==> flow/design.v <==
module datapath(input clk, reset, weCU, buffIRCU, buffAHCU,
                input buffALCU, buffRCU, srcbmuxCU, adrmuxCU,
			       input [1:0] acmuxCU, pcmuxCU,
			       input [2:0] aluopCU,
			       input [7:0] memdata,
			       output [15:0] address,
			       output [7:0] writedata, instrCU,
			       output zeroCU);
wire [7:0]  adrHout, buffIRout, buffAHout, buffALout, srcbmuxout;
wire [7:0]  acout, acmuxout, rout, buffRout, aluout;
wire [15:0] pcout, pcaddout, mdaout, pcmuxout, adrmuxout;
flopr #(8) IR(clk, reset, buffIRout, instrCU);
flopr #(8) adrH(clk, reset, buffAHout, adrHout);
buff buffIR(clk, reset, memdata, buffIRCU, buffIRout);
buff buffadrH(clk, reset, memdata, buffAHCU, buffAHout);
buff buffadrL(clk, reset, memdata, buffALCU, buffALout);
mux3 #(8) acmux(aluout, memdata, rout, acmuxCU, acmuxout);
flopr #(8) AC(clk, reset, acmuxout, acout);
flopr #(8) R(clk, reset, buffRout, rout);
buff buffR(clk, reset, acout, buffRCU, buffRout);
mux2 #(8) srcbmux(rout, 8'b00000001, srcbmuxCU, srcbmuxout);
alu alu(acout, srcbmuxout, aluopCU, aluout, zeroCU);
flopr #(16) PC(clk, reset, pcmuxout, pcout);
mux3 #(16) pcmux(pcout, pcaddout, {adrHout, buffALout}, pcmuxCU, pcmuxout);
adder pcadder(pcout, 16'b000000000000001, pcaddout);
flopr #(16) MDA(clk, reset, {adrHout, buffALout}, mdaout);
mux2 #(16) addressmux(pcout, mdaout, adrmuxCU, adrmuxout);
assign address = adrmuxout;
assign writedata = aluout;
endmodule
module mux2 # (parameter WIDTH = 8)
(input  [WIDTH-1:0] a0, a1,
 input s,
 output [WIDTH-1:0] y);
  assign y = s ? a1 : a0;
endmodule
module mux3 # (parameter WIDTH = 8)
(input  [WIDTH-1:0] a0, a1, a2,
 input  [1:0] s,
 output [WIDTH-1:0] y);
  assign y = s[1] ? a2 : (s[0] ? a1 : a0); 
endmodule
module flopr # (parameter WIDTH = 8)
(input clk, reset,
 input [WIDTH-1:0] d,
 output reg [WIDTH-1:0] q);
 always @ (posedge clk, posedge reset)
   if (reset) q <= 0;
   else q <= d;
endmodule
module buff(input clk, reset, input[7:0] a, input s, output [7:0] y);
  reg [7:0] q;
  assign y = (s == 1) ? a : q;
  always @ (posedge clk, posedge reset)
    if (reset) q <= 0;
    else q <= y;
endmodule
module adder(input [15:0] a, b, output [15:0] y);
assign y = a + b;
endmodule
module alu (a, b, sel, out, zero);
    input [7:0] a,b;
    input [2:0] sel; 
    output reg [7:0] out;
    output reg zero;
    always @ (*) 
    begin 
        case(sel) 
		      3'b000:   
	begin
		out = a; 
		if (out == 0) zero = 1;  
		else zero = 0; 
          end
            3'b001:   
	begin
		out = a+b;  
		if (out == 0)
		 zero = 1;  
		else
		zero = 0;
          end     
            3'b010:   
	begin
		out = a-b;  
		if (out == 0) zero = 1;  
		else zero = 0;
          end 
            3'b011:   
	begin
		out = 0; 
		zero = 1;
          end
			   3'b100:   
	begin
		out = a & b; 
		if (out == 0)
		 zero = 1;  
		else
		zero = 0;
          end
		     3'b101:   
	begin
		out = a | b; 
		if (out == 0) zero = 1;  
		else zero = 0; 
          end
			  3'b110:   
	begin
		out = a ^ b; 
		if (out == 0) zero = 1;  
		else zero = 0; 
          end		 
			  3'b111:   
	begin
		out = ~a; 
		if (out == 0) zero = 1;  
		else zero = 0; 
          end
        endcase
    end
endmodule
module controller(input clk, reset, zflag, 
                  input [7:0] opcode, 
						output buffIR, buffAH, buffAL, buffR, srcbmux, adrmux, we,
			         output [1:0] pcmux, acmux, 
						output [2:0] aluop);
  maindec md(clk, reset, zflag, opcode, buffAL, buffR, buffIR, buffAH, srcbmux, adrmux, we, pcmux, acmux, aluop);
endmodule
module maindec(input clk, reset, zflag, 
               input [7:0] opcode, 
					output buffAL, buffR, buffIR, buffAH, srcbmux, adrmux, we,
			      output [1:0] pcmux, acmux,
					output [2:0] aluop);
  reg [13:0] controls;
  reg [3:0] state, nextstate;
  assign {buffAL, buffAH, buffIR, acmux, buffR, srcbmux, aluop, pcmux, adrmux, we} = controls;
  parameter fetch = 4'b0000;
  parameter decode = 4'b0001;
  parameter getah = 4'b0010;
  parameter getal = 4'b0011;
  parameter loaddata = 4'b0100;
  parameter storedata = 4'b0101;
  parameter jumpinstr = 4'b0110;
  parameter alu = 4'b0111;
  parameter r_to_ac = 4'b1000;
  parameter ac_to_r = 4'b1001;
  parameter ahfetch = 4'b1010;
  parameter pcinc = 4'b1011;
  parameter NOP = 8'h00;
  parameter LDAC = 8'h01;
  parameter STAC = 8'h02;
  parameter MVAC = 8'h03;
  parameter MOVR = 8'h04;
  parameter JUMP = 8'h05;
  parameter JMPZ = 8'h06;
  parameter JPNZ = 8'h07;
  parameter ADD = 8'h08;
  parameter SUB = 8'h09;
  parameter INAC = 8'h0A;
  parameter CLAC = 8'h0B;
  parameter AND = 8'h0C;
  parameter OR = 8'h0D;
  parameter XOR = 8'h0E;
  parameter NOT = 8'h0F;
  always @(posedge clk, posedge reset)
    if (reset)  state <= fetch;
	 else        state <= nextstate;
  always @(*)
  begin  
    case(state)
	   fetch: nextstate <= decode;
		decode: case(opcode)
		          NOP: nextstate <= pcinc;
					 LDAC: nextstate <= ahfetch;
					 STAC: nextstate <= ahfetch;
					 MVAC: nextstate <= ac_to_r;
					 MOVR: nextstate <= r_to_ac;
					 JUMP: nextstate <= ahfetch;
					 JMPZ: nextstate <= ahfetch;
					 JPNZ: nextstate <= ahfetch;
					 default: nextstate <= alu;
				 endcase
		 getah: nextstate <= getal;
		 getal: if (opcode == STAC)      nextstate <= storedata;
		        else if (opcode == LDAC) nextstate <= loaddata;
				  else if ((opcode == JMPZ) & ~zflag) nextstate <= pcinc;
				  else if ((opcode == JPNZ) & zflag)  nextstate <= pcinc;
				  else                     nextstate <= jumpinstr;
		 jumpinstr: nextstate <= fetch;
		 storedata: nextstate <= fetch;
		 loaddata: nextstate <= fetch;
		 ac_to_r: nextstate <= fetch;
		 r_to_ac: nextstate <= fetch;
		 alu: nextstate <= fetch;
		 ahfetch: nextstate <= getah;
		 pcinc: nextstate <= fetch;
		 default: nextstate <= fetch;
	 endcase
  end
  always @(*)
  begin
    case(state)
	   fetch: controls <= 14'b00100000000000;
		decode: controls <= 14'b00000000000000;
		getah: controls <= 14'b01000000000100;
		getal: controls <= 14'b10000000000000;
		storedata: controls <= 14'b00000000000111;
		loaddata: controls <=  14'b00001000000110;
		ac_to_r: controls <= 14'b00000100000100;
		r_to_ac: controls <= 14'b00010000000100;
		jumpinstr: controls <= 14'b00000000001010;
		ahfetch: controls <= 14'b00000000000100;
		pcinc: controls <= 14'b00000000000100;
		alu:
		begin
		  case(opcode)
		    ADD: controls <= 14'b00000000010100;
			 SUB: controls <= 14'b00000000100100;
			 INAC: controls <= 14'b00000010010100;
			 CLAC: controls <= 14'b00000000110100;
			 AND: controls <= 14'b00000001000100;
			 OR: controls <= 14'b00000001010100;
			 XOR: controls <= 14'b00000001100100;
			 NOT: controls <= 14'b00000001110100;
			 default: controls <= 14'b00000000000000;
		  endcase
		end
		default: controls <= 14'b00000000000000;
    endcase
  end
endmodule
module smm(input clk, reset,
           input [7:0] readdata,
           output we, 
			  output [15:0] address,
			  output [7:0] writedata);
wire buffR, buffIR, buffAH, mdamux, buffAL, adrmux, srcbmux;
wire [1:0] pcmux, acmux;
wire [2:0] aluop;
wire [15:0] addr;
wire [7:0] wdata, instr;
wire zero;
datapath dp(clk, reset, we, buffIR, buffAH, buffAL, buffR, srcbmux, adrmux, acmux, pcmux, aluop, readdata, addr, wdata, instr, zero);
controller cu(clk, reset, zero, instr, buffIR, buffAH, buffAL, buffR, srcbmux, adrmux, we, pcmux, acmux, aluop);
assign writedata = wdata;
assign address = addr;
endmodule
; Step by step through the tools: smm
; Tool output for the design above before and after an edit, in the order of the flow.
; Lines under "before" count in the file above, lines under "after" in the edited file.
; "delta": "after" minus "before" as printed here. "rel_change_pct": 100 x difference / "before".
; A cell with - has no value.
[inputs]
top_module = smm
clock_port = clk
cell_library = sky130hd
lib_corner = tt_025C_1v80

; The edit
; The edit as a unified diff against the file above.
; This change comes from a script, not from a designer. The edited design behaves differently; no optimisation was intended.
; begin of diff
@@ -52,7 +52,5 @@
   reg [7:0] q;
   assign y = (s == 1) ? a : q;
-  always @ (posedge clk, posedge reset)
-    if (reset) q <= 0;
-    else q <= y;
+  always @(*) q = y;
 endmodule
 module adder(input [15:0] a, b, output [15:0] y);
; end of diff

; After elaboration
; Source: Yosys, flattened and elaborated, memories not mapped. Widths are those after wreduce. Registers that Yosys merges into a memory's read port (data or address) are not register bits. Print and check cells do not count. Equal cells are merged and count once.
; Memory sizes are those after Yosys's memory passes, which may raise the word count (mostly to a power of two), join words into wider ones and drop unused or constant bits.
[word_totals]
columns = item, before, after, delta, rel_change_pct
row1 = register_bits, 76, 60, -16, -21.05
row2 = rom_bits, 96, 96, 0, 0.00
row3 = n_memories, 2, 2, 0, 0.00
row4 = input_bits, 10, 10, 0, 0.00
row5 = output_inout_bits, 25, 25, 0, 0.00
row6 = elab_cells, 79, 76, -3, -3.80
[memory_table]
columns = item, before, after
row1 = mem_shapes, 16 x 5 bit 1R0W; 8 x 2 bit 1R0W, 16 x 5 bit 1R0W; 8 x 2 bit 1R0W
[op_classes]
columns = item, before, after, delta, rel_change_pct
row1 = n_addsub, 3, 3, 0, 0.00
row2 = eq_ne, 22, 22, 0, 0.00
row3 = n_mux, 24, 23, -1, -4.17
row4 = logic, 7, 7, 0, 0.00
row5 = reduce_and_logical, 13, 13, 0, 0.00
[ops]
columns = operator, before, after, delta, rel_change_pct
row1 = 8-bit two-way mux, 4, 3, -1, -25.00
row2 = 14-bit two-way mux, 1, 0, -1, -100.00
row3 = 14-bit parallel mux with 10-bit select, 1, 0, -1, -100.00
row4 = 11-bit two-way mux, 0, 1, 1, -
row5 = 11-bit parallel mux with 10-bit select, 0, 1, 1, -
row6 = 8-bit zero test, 7, 7, 0, 0.00
row7 = 1-bit two-way mux, 7, 7, 0, 0.00
row8 = 4-bit two-way mux, 5, 5, 0, 0.00
row9 = 3-bit equality test (second input constant), 4, 4, 0, 0.00
row10 = 4-bit by 3-bit equality test with 1-bit output (second input constant), 4, 4, 0, 0.00
row11 = 4-bit equality test (second input constant), 4, 4, 0, 0.00
row12 = 16-bit two-way mux, 3, 3, 0, 0.00
row13 = 1-bit AND, 2, 2, 0, 0.00
row14 = 3-bit by 2-bit equality test with 1-bit output (second input constant), 2, 2, 0, 0.00
row15 = 4-bit by 2-bit equality test with 1-bit output (second input constant), 2, 2, 0, 0.00
row16 = 8-bit by 3-bit equality test with 1-bit output (second input constant), 2, 2, 0, 0.00
row17 = 4-bit zero test, 2, 2, 0, 0.00
row18 = 16-bit by 1-bit adder with 16-bit output (second input constant), 1, 1, 0, 0.00
row19 = 8-bit adder, 1, 1, 0, 0.00
row20 = 8-bit AND, 1, 1, 0, 0.00
row21 = 3-bit by 1-bit equality test with 1-bit output (second input constant), 1, 1, 0, 0.00
row22 = 4-bit by 1-bit equality test with 1-bit output (second input constant), 1, 1, 0, 0.00
row23 = 8-bit by 1-bit equality test with 1-bit output (second input constant), 1, 1, 0, 0.00
row24 = 8-bit by 2-bit equality test with 1-bit output (second input constant), 1, 1, 0, 0.00
row25 = 3-bit zero test, 1, 1, 0, 0.00
row26 = 5-bit zero test, 1, 1, 0, 0.00
row27 = 1-bit inverter, 1, 1, 0, 0.00
row28 = 8-bit inverter, 1, 1, 0, 0.00
; The list need not be complete.

; Depth
; Longest topological path by Yosys (ltp), each cell counted once; first at word level (registers and memories cut), then after technology mapping (sequential cells cut; the memories' decode and read muxes count).
[logic_depth]
columns = item, before, after, delta, rel_change_pct
row1 = word_depth, 14, 14, 0, 0.00
row2 = abc_area, 0, 0, -, -
row3 = ltp_mapped, 14, 16, 2, 14.29
row4 = depth_no_buf, 13, 15, 2, 15.38

; Netlist
; Source: synth_stat.txt of the flow (Yosys; design flattened, memories mapped). It holds for the ABC_AREA given above (unset counts as 0); a run with the other value may have another netlist.
[mapped]
columns = item, before, after, delta, rel_change_pct
row1 = cells, 523, 476, -47, -8.99
row2 = yosys_area_mm2, 0.0048346, 0.0040727, -0.0007619, -15.76
row3 = sequential_area_mm2, 0.0017016, 0.0013012, -0.0004004, -23.53
row4 = flip_flops, 68, 52, -16, -23.53
row5 = buf_cells, 21, 19, -2, -9.52
[by_type]
columns = type, before, after, delta, rel_change_pct
row1 = sky130_fd_sc_hd__mux2_2, 47, 14, -33, -70.21
row2 = sky130_fd_sc_hd__dfrtp_1, 68, 52, -16, -23.53
row3 = sky130_fd_sc_hd__nor3_1, 18, 7, -11, -61.11
row4 = sky130_fd_sc_hd__a211oi_1, 4, 14, 10, 250.00
row5 = sky130_fd_sc_hd__and3_1, 6, 14, 8, 133.33
row6 = sky130_fd_sc_hd__nand2_1, 46, 52, 6, 13.04
row7 = sky130_fd_sc_hd__a21oi_1, 19, 15, -4, -21.05
row8 = sky130_fd_sc_hd__clkbuf_1, 18, 14, -4, -22.22
row9 = sky130_fd_sc_hd__mux2i_1, 11, 7, -4, -36.36
row10 = sky130_fd_sc_hd__xnor2_1, 10, 6, -4, -40.00
row11 = sky130_fd_sc_hd__o211ai_1, 5, 9, 4, 80.00
row12 = sky130_fd_sc_hd__nor4_1, 8, 11, 3, 37.50
row13 = sky130_fd_sc_hd__a221o_1, 7, 10, 3, 42.86
row14 = sky130_fd_sc_hd__nand2b_1, 7, 10, 3, 42.86
row15 = sky130_fd_sc_hd__or3_1, 6, 3, -3, -50.00
row16 = sky130_fd_sc_hd__a22oi_1, 4, 1, -3, -75.00
row17 = sky130_fd_sc_hd__a21o_1, 3, 0, -3, -100.00
row18 = sky130_fd_sc_hd__a22o_1, 3, 0, -3, -100.00
; The list need not be complete.
; The figures by module come from a second, unflattened synthesis with its own total; it is not the netlist above.
[hier_totals]
columns = item, before, after, delta, rel_change_pct
row1 = hier_cells, 610, 592, -18, -2.95
row2 = area_unflattened_mm2, 0.0065675, 0.0055153, -0.0010522, -16.02
; Rows give one instance, submodules left out.
[modules_before]
columns = mod, n_inst, cells, area_mm2, mod_seq_area_mm2
row1 = alu, 1, 197, 0.0014952, 0
row2 = buff, 4, 18, 0.0003353, 0.0002002
row3 = flopr (WIDTH=8), 4, 9, 0.0002039, 0.0002002
row4 = flopr (WIDTH=16), 2, 17, 0.0004041, 0.0004004
row5 = adder, 1, 98, 0.0007244, 0
row6 = maindec, 1, 65, 0.0004767, 0.0001001
row7 = mux3 (WIDTH=16), 1, 53, 0.0003453, 0
row8 = mux2 (WIDTH=16), 1, 18, 0.000249, 0
row9 = mux3 (WIDTH=8), 1, 26, 0.0001727, 0
row10 = mux2 (WIDTH=8), 1, 9, 0.0001314, 0
row11 = datapath, 1, 2, 0.0000075, 0
row12 = controller, 1, 0, 0, 0
row13 = smm, 1, 0, 0, 0
[modules_after]
columns = mod, n_inst, cells, area_mm2, mod_seq_area_mm2
row1 = alu, 1, 219, 0.001544, 0
row2 = flopr (WIDTH=8), 4, 9, 0.0002039, 0.0002002
row3 = flopr (WIDTH=16), 2, 17, 0.0004041, 0.0004004
row4 = adder, 1, 98, 0.0007244, 0
row5 = maindec, 1, 65, 0.0004767, 0.0001001
row6 = mux3 (WIDTH=16), 1, 53, 0.0003453, 0
row7 = mux2 (WIDTH=16), 1, 18, 0.000249, 0
row8 = buff, 4, 8, 0.0000601, 0
row9 = mux3 (WIDTH=8), 1, 26, 0.0001727, 0
row10 = mux2 (WIDTH=8), 1, 9, 0.0001314, 0
row11 = datapath, 1, 2, 0.0000075, 0
row12 = controller, 1, 0, 0, 0
row13 = smm, 1, 0, 0, 0

; Path before layout
; Source: OpenSTA report_checks on the synthesized netlist (no wires, ideal clock, input and output delay 20% of the period each), path of least setup slack; recovery checks are left aside. Register names are those of the netlist, which keeps one name where synthesis merged equal registers.
[synth_path]
columns = item, before, after, delta, rel_change_pct
row1 = kind, reg2out, reg2out, -, -
row2 = start, reg (no name shown), reg (no name shown), -, -
row3 = end, out writedata[6], out writedata[6], -, -
row4 = tclk_ns, 5.0, 5.0, 0.0, 0.00
row5 = out_delay_ns, 1.000, 1.000, 0.000, 0.00
row6 = t_first_pin_ns, 0.000, 0.000, 0.000, -
row7 = arrival_time_ns, 3.339, 3.389, 0.050, 1.50
row8 = t_required_ns, 4.000, 4.000, 0.000, 0.00
row9 = path_slack_ns, 0.661, 0.611, -0.050, -
row10 = path_delay_ns, 3.339, 3.389, 0.050, 1.50
row11 = path_stages, 13, 13, 0, 0.00
row12 = path_buffers, 0, 1, 1, -
row13 = synth_period_reached_ns, 4.339, 4.389, 0.050, 1.15
; "path_delay_ns" is the arrival time less input delay plus setup time.
; At an output port there is no setup time.
; "path_stages" counts driving pins, that of a launching flip-flop among them; a cell with two outputs on the path counts twice.
; "synth_period_reached_ns" = period - worst setup slack (recovery checks aside). The figure is calculated, with input and output delays left at 20% of the set period.
; Between the ends stands the longest chain of elaborated cells between them, by number of cells; it is not shown to be the way that was timed. Of several equally long chains one is given.
; Each line given opens the expression or statement behind the cell; cells for indexed reads and writes are added by Yosys, which also makes memories of some case tables.
[synth_between_before]
cell_sequence = sky130_fd_sc_hd__dfrtp_1 > sky130_fd_sc_hd__or4_4 > sky130_fd_sc_hd__nor3_4 > sky130_fd_sc_hd__nand3b_1 > sky130_fd_sc_hd__nand2_1 > sky130_fd_sc_hd__inv_1 > sky130_fd_sc_hd__fa_1 > sky130_fd_sc_hd__a211oi_1 > sky130_fd_sc_hd__o21bai_1 > sky130_fd_sc_hd__a21oi_1 > sky130_fd_sc_hd__xnor2_1 > sky130_fd_sc_hd__o211ai_1 > sky130_fd_sc_hd__a21boi_0
elab_chain_cells = 6
[synth_rtl_before]
columns = item, line
row1 = 4-bit zero test, 217  ; case(opcode)
row2 = 14-bit two-way mux, 217
row3 = 14-bit parallel mux with 10-bit select, 203  ; case(state)
row4 = 8-bit two-way mux, 35  ; assign y = s ? a1 : a0;
row5 = 8-bit subtractor, 85  ; out = a-b;
row6 = 8-bit parallel mux with 8-bit select, 68  ; case(sel)
row7 = "end, declared", 237  ; output [7:0] writedata);
[synth_between_after]
cell_sequence = sky130_fd_sc_hd__dfrtp_1 > sky130_fd_sc_hd__or4_4 > sky130_fd_sc_hd__buf_6 > sky130_fd_sc_hd__nor3_2 > sky130_fd_sc_hd__nand2_1 > sky130_fd_sc_hd__nand2_1 > sky130_fd_sc_hd__inv_1 > sky130_fd_sc_hd__fa_1 > sky130_fd_sc_hd__or2_2 > sky130_fd_sc_hd__a211o_1 > sky130_fd_sc_hd__a211oi_1 > sky130_fd_sc_hd__nand2_1 > sky130_fd_sc_hd__o211ai_1
elab_chain_cells = 6
[synth_rtl_after]
columns = item, line
row1 = 4-bit zero test, 215  ; case(opcode)
row2 = 11-bit two-way mux, 215
row3 = 11-bit parallel mux with 10-bit select, 201  ; case(state)
row4 = 8-bit two-way mux, 35  ; assign y = s ? a1 : a0;
row5 = 8-bit subtractor, 83  ; out = a-b;
row6 = 8-bit parallel mux with 8-bit select, 66  ; case(sel)
row7 = "end, declared", 235  ; output [7:0] writedata);

; Path in the finished layout
; Path of least setup slack in the final report of the runs of set A (OpenROAD, finished layout, wires in). Where an end is a register, its clock arrival counts in the times.
[layout_path]
columns = item, before, after, delta, rel_change_pct
row1 = kind, reg2out, reg2out, -, -
row2 = start, reg (no name shown), reg (no name shown), -, -
row3 = end, out writedata[7], out writedata[1], -, -
row4 = tclk_ns, 4.93, 4.93, 0.00, 0.00
row5 = out_delay_ns, 0.99, 0.99, 0.00, 0.00
row6 = t_first_pin_ns, 0.33, 0.30, -0.03, -9.09
row7 = arrival_time_ns, 3.84, 3.78, -0.06, -1.56
row8 = t_required_ns, 3.94, 3.94, 0.00, 0.00
row9 = path_slack_ns, 0.11, 0.16, 0.05, -
row10 = path_stages, 15, 12, -3, -20.00
row11 = path_buffers, 3, 1, -2, -66.67
; Between the ends stands the longest chain of elaborated cells between them, by number of cells; it is not shown to be the way that was timed. Of several equally long chains one is given.
[layout_between_before]
cell_sequence = sky130_fd_sc_hd__dfrtp_1 > sky130_fd_sc_hd__or4_4 > sky130_fd_sc_hd__nor3_4 > sky130_fd_sc_hd__nand3b_1 > sky130_fd_sc_hd__buf_4 > sky130_fd_sc_hd__nand2_2 > sky130_fd_sc_hd__ha_2 > sky130_fd_sc_hd__or4_4 > sky130_fd_sc_hd__nor2_4 > sky130_fd_sc_hd__or3_4 > sky130_fd_sc_hd__a21oi_1 > sky130_fd_sc_hd__o32ai_1 > sky130_fd_sc_hd__buf_4 > sky130_fd_sc_hd__inv_1 > sky130_fd_sc_hd__dlygate4sd2_1
elab_chain_cells = 6
[layout_rtl_before]
columns = item, line
row1 = 4-bit zero test, 217  ; case(opcode)
row2 = 14-bit two-way mux, 217
row3 = 14-bit parallel mux with 10-bit select, 203  ; case(state)
row4 = 8-bit two-way mux, 35  ; assign y = s ? a1 : a0;
row5 = 8-bit subtractor, 85  ; out = a-b;
row6 = 8-bit parallel mux with 8-bit select, 68  ; case(sel)
row7 = "end, declared", 237  ; output [7:0] writedata);
[layout_between_after]
cell_sequence = sky130_fd_sc_hd__dfrtp_1 > sky130_fd_sc_hd__or4_4 > sky130_fd_sc_hd__nor3_2 > sky130_fd_sc_hd__nand2_1 > sky130_fd_sc_hd__nand2b_1 > sky130_fd_sc_hd__ha_1 > sky130_fd_sc_hd__fa_2 > sky130_fd_sc_hd__nand2_1 > sky130_fd_sc_hd__o21ai_0 > sky130_fd_sc_hd__a211oi_2 > sky130_fd_sc_hd__nand2_1 > sky130_fd_sc_hd__clkdlybuf4s50_1
elab_chain_cells = 6
[layout_rtl_after]
columns = item, line
row1 = 4-bit zero test, 215  ; case(opcode)
row2 = 11-bit two-way mux, 215
row3 = 11-bit parallel mux with 10-bit select, 201  ; case(state)
row4 = 8-bit two-way mux, 35  ; assign y = s ? a1 : a0;
row5 = 8-bit subtractor, 83  ; out = a-b;
row6 = 8-bit parallel mux with 8-bit select, 66  ; case(sel)
row7 = "end, declared", 235  ; output [7:0] writedata);

; Flow runs
; Both versions went through the flow (Yosys, OpenROAD) with the same settings in each pair. Constraints: input delay and output delay 20% of the set period each, output load 0.01 pF.
[settings_set_A]
CORE_UTILIZATION = 40
PLACE_DENSITY = 0.6
period_ns = 4.93
CAP_MARGIN = 20
CORE_MARGIN = 2
SLEW_MARGIN = 20
[measured_set_A]
columns = item, before, after, delta, rel_change_pct
row1 = ys_area_mm2, 0.0048346, 0.0040727, -0.0007619, -15.76
row2 = design_die_area_mm2, 0.0129823, 0.0110051, -0.0019772, -15.23
row3 = post_route_stdcell_area_mm2, 0.0058994, 0.0048834, -0.0010160, -17.22
row4 = final_util_frac, 0.495, 0.497, 0.002, -
row5 = fin_ws_ns, 0.106, 0.163, 0.057, -
row6 = total_negative_slack_ns, 0.000, 0.000, 0.000, -
row7 = final_hold_ws_ns, 0.398, 0.451, 0.053, -
row8 = power_total_w, 0.004348, 0.003483, -0.000865, -19.89
row9 = achievedPeriod_ns, 4.824, 4.767, -0.057, -1.18
; "achievedPeriod_ns" is the run's clock period less its worst setup slack. It is reckoned from that one timing run; input and output delays stay at 20% of the period that was set.
; "power_total_w": no workload was simulated; the value follows from the tool's default switching activity.
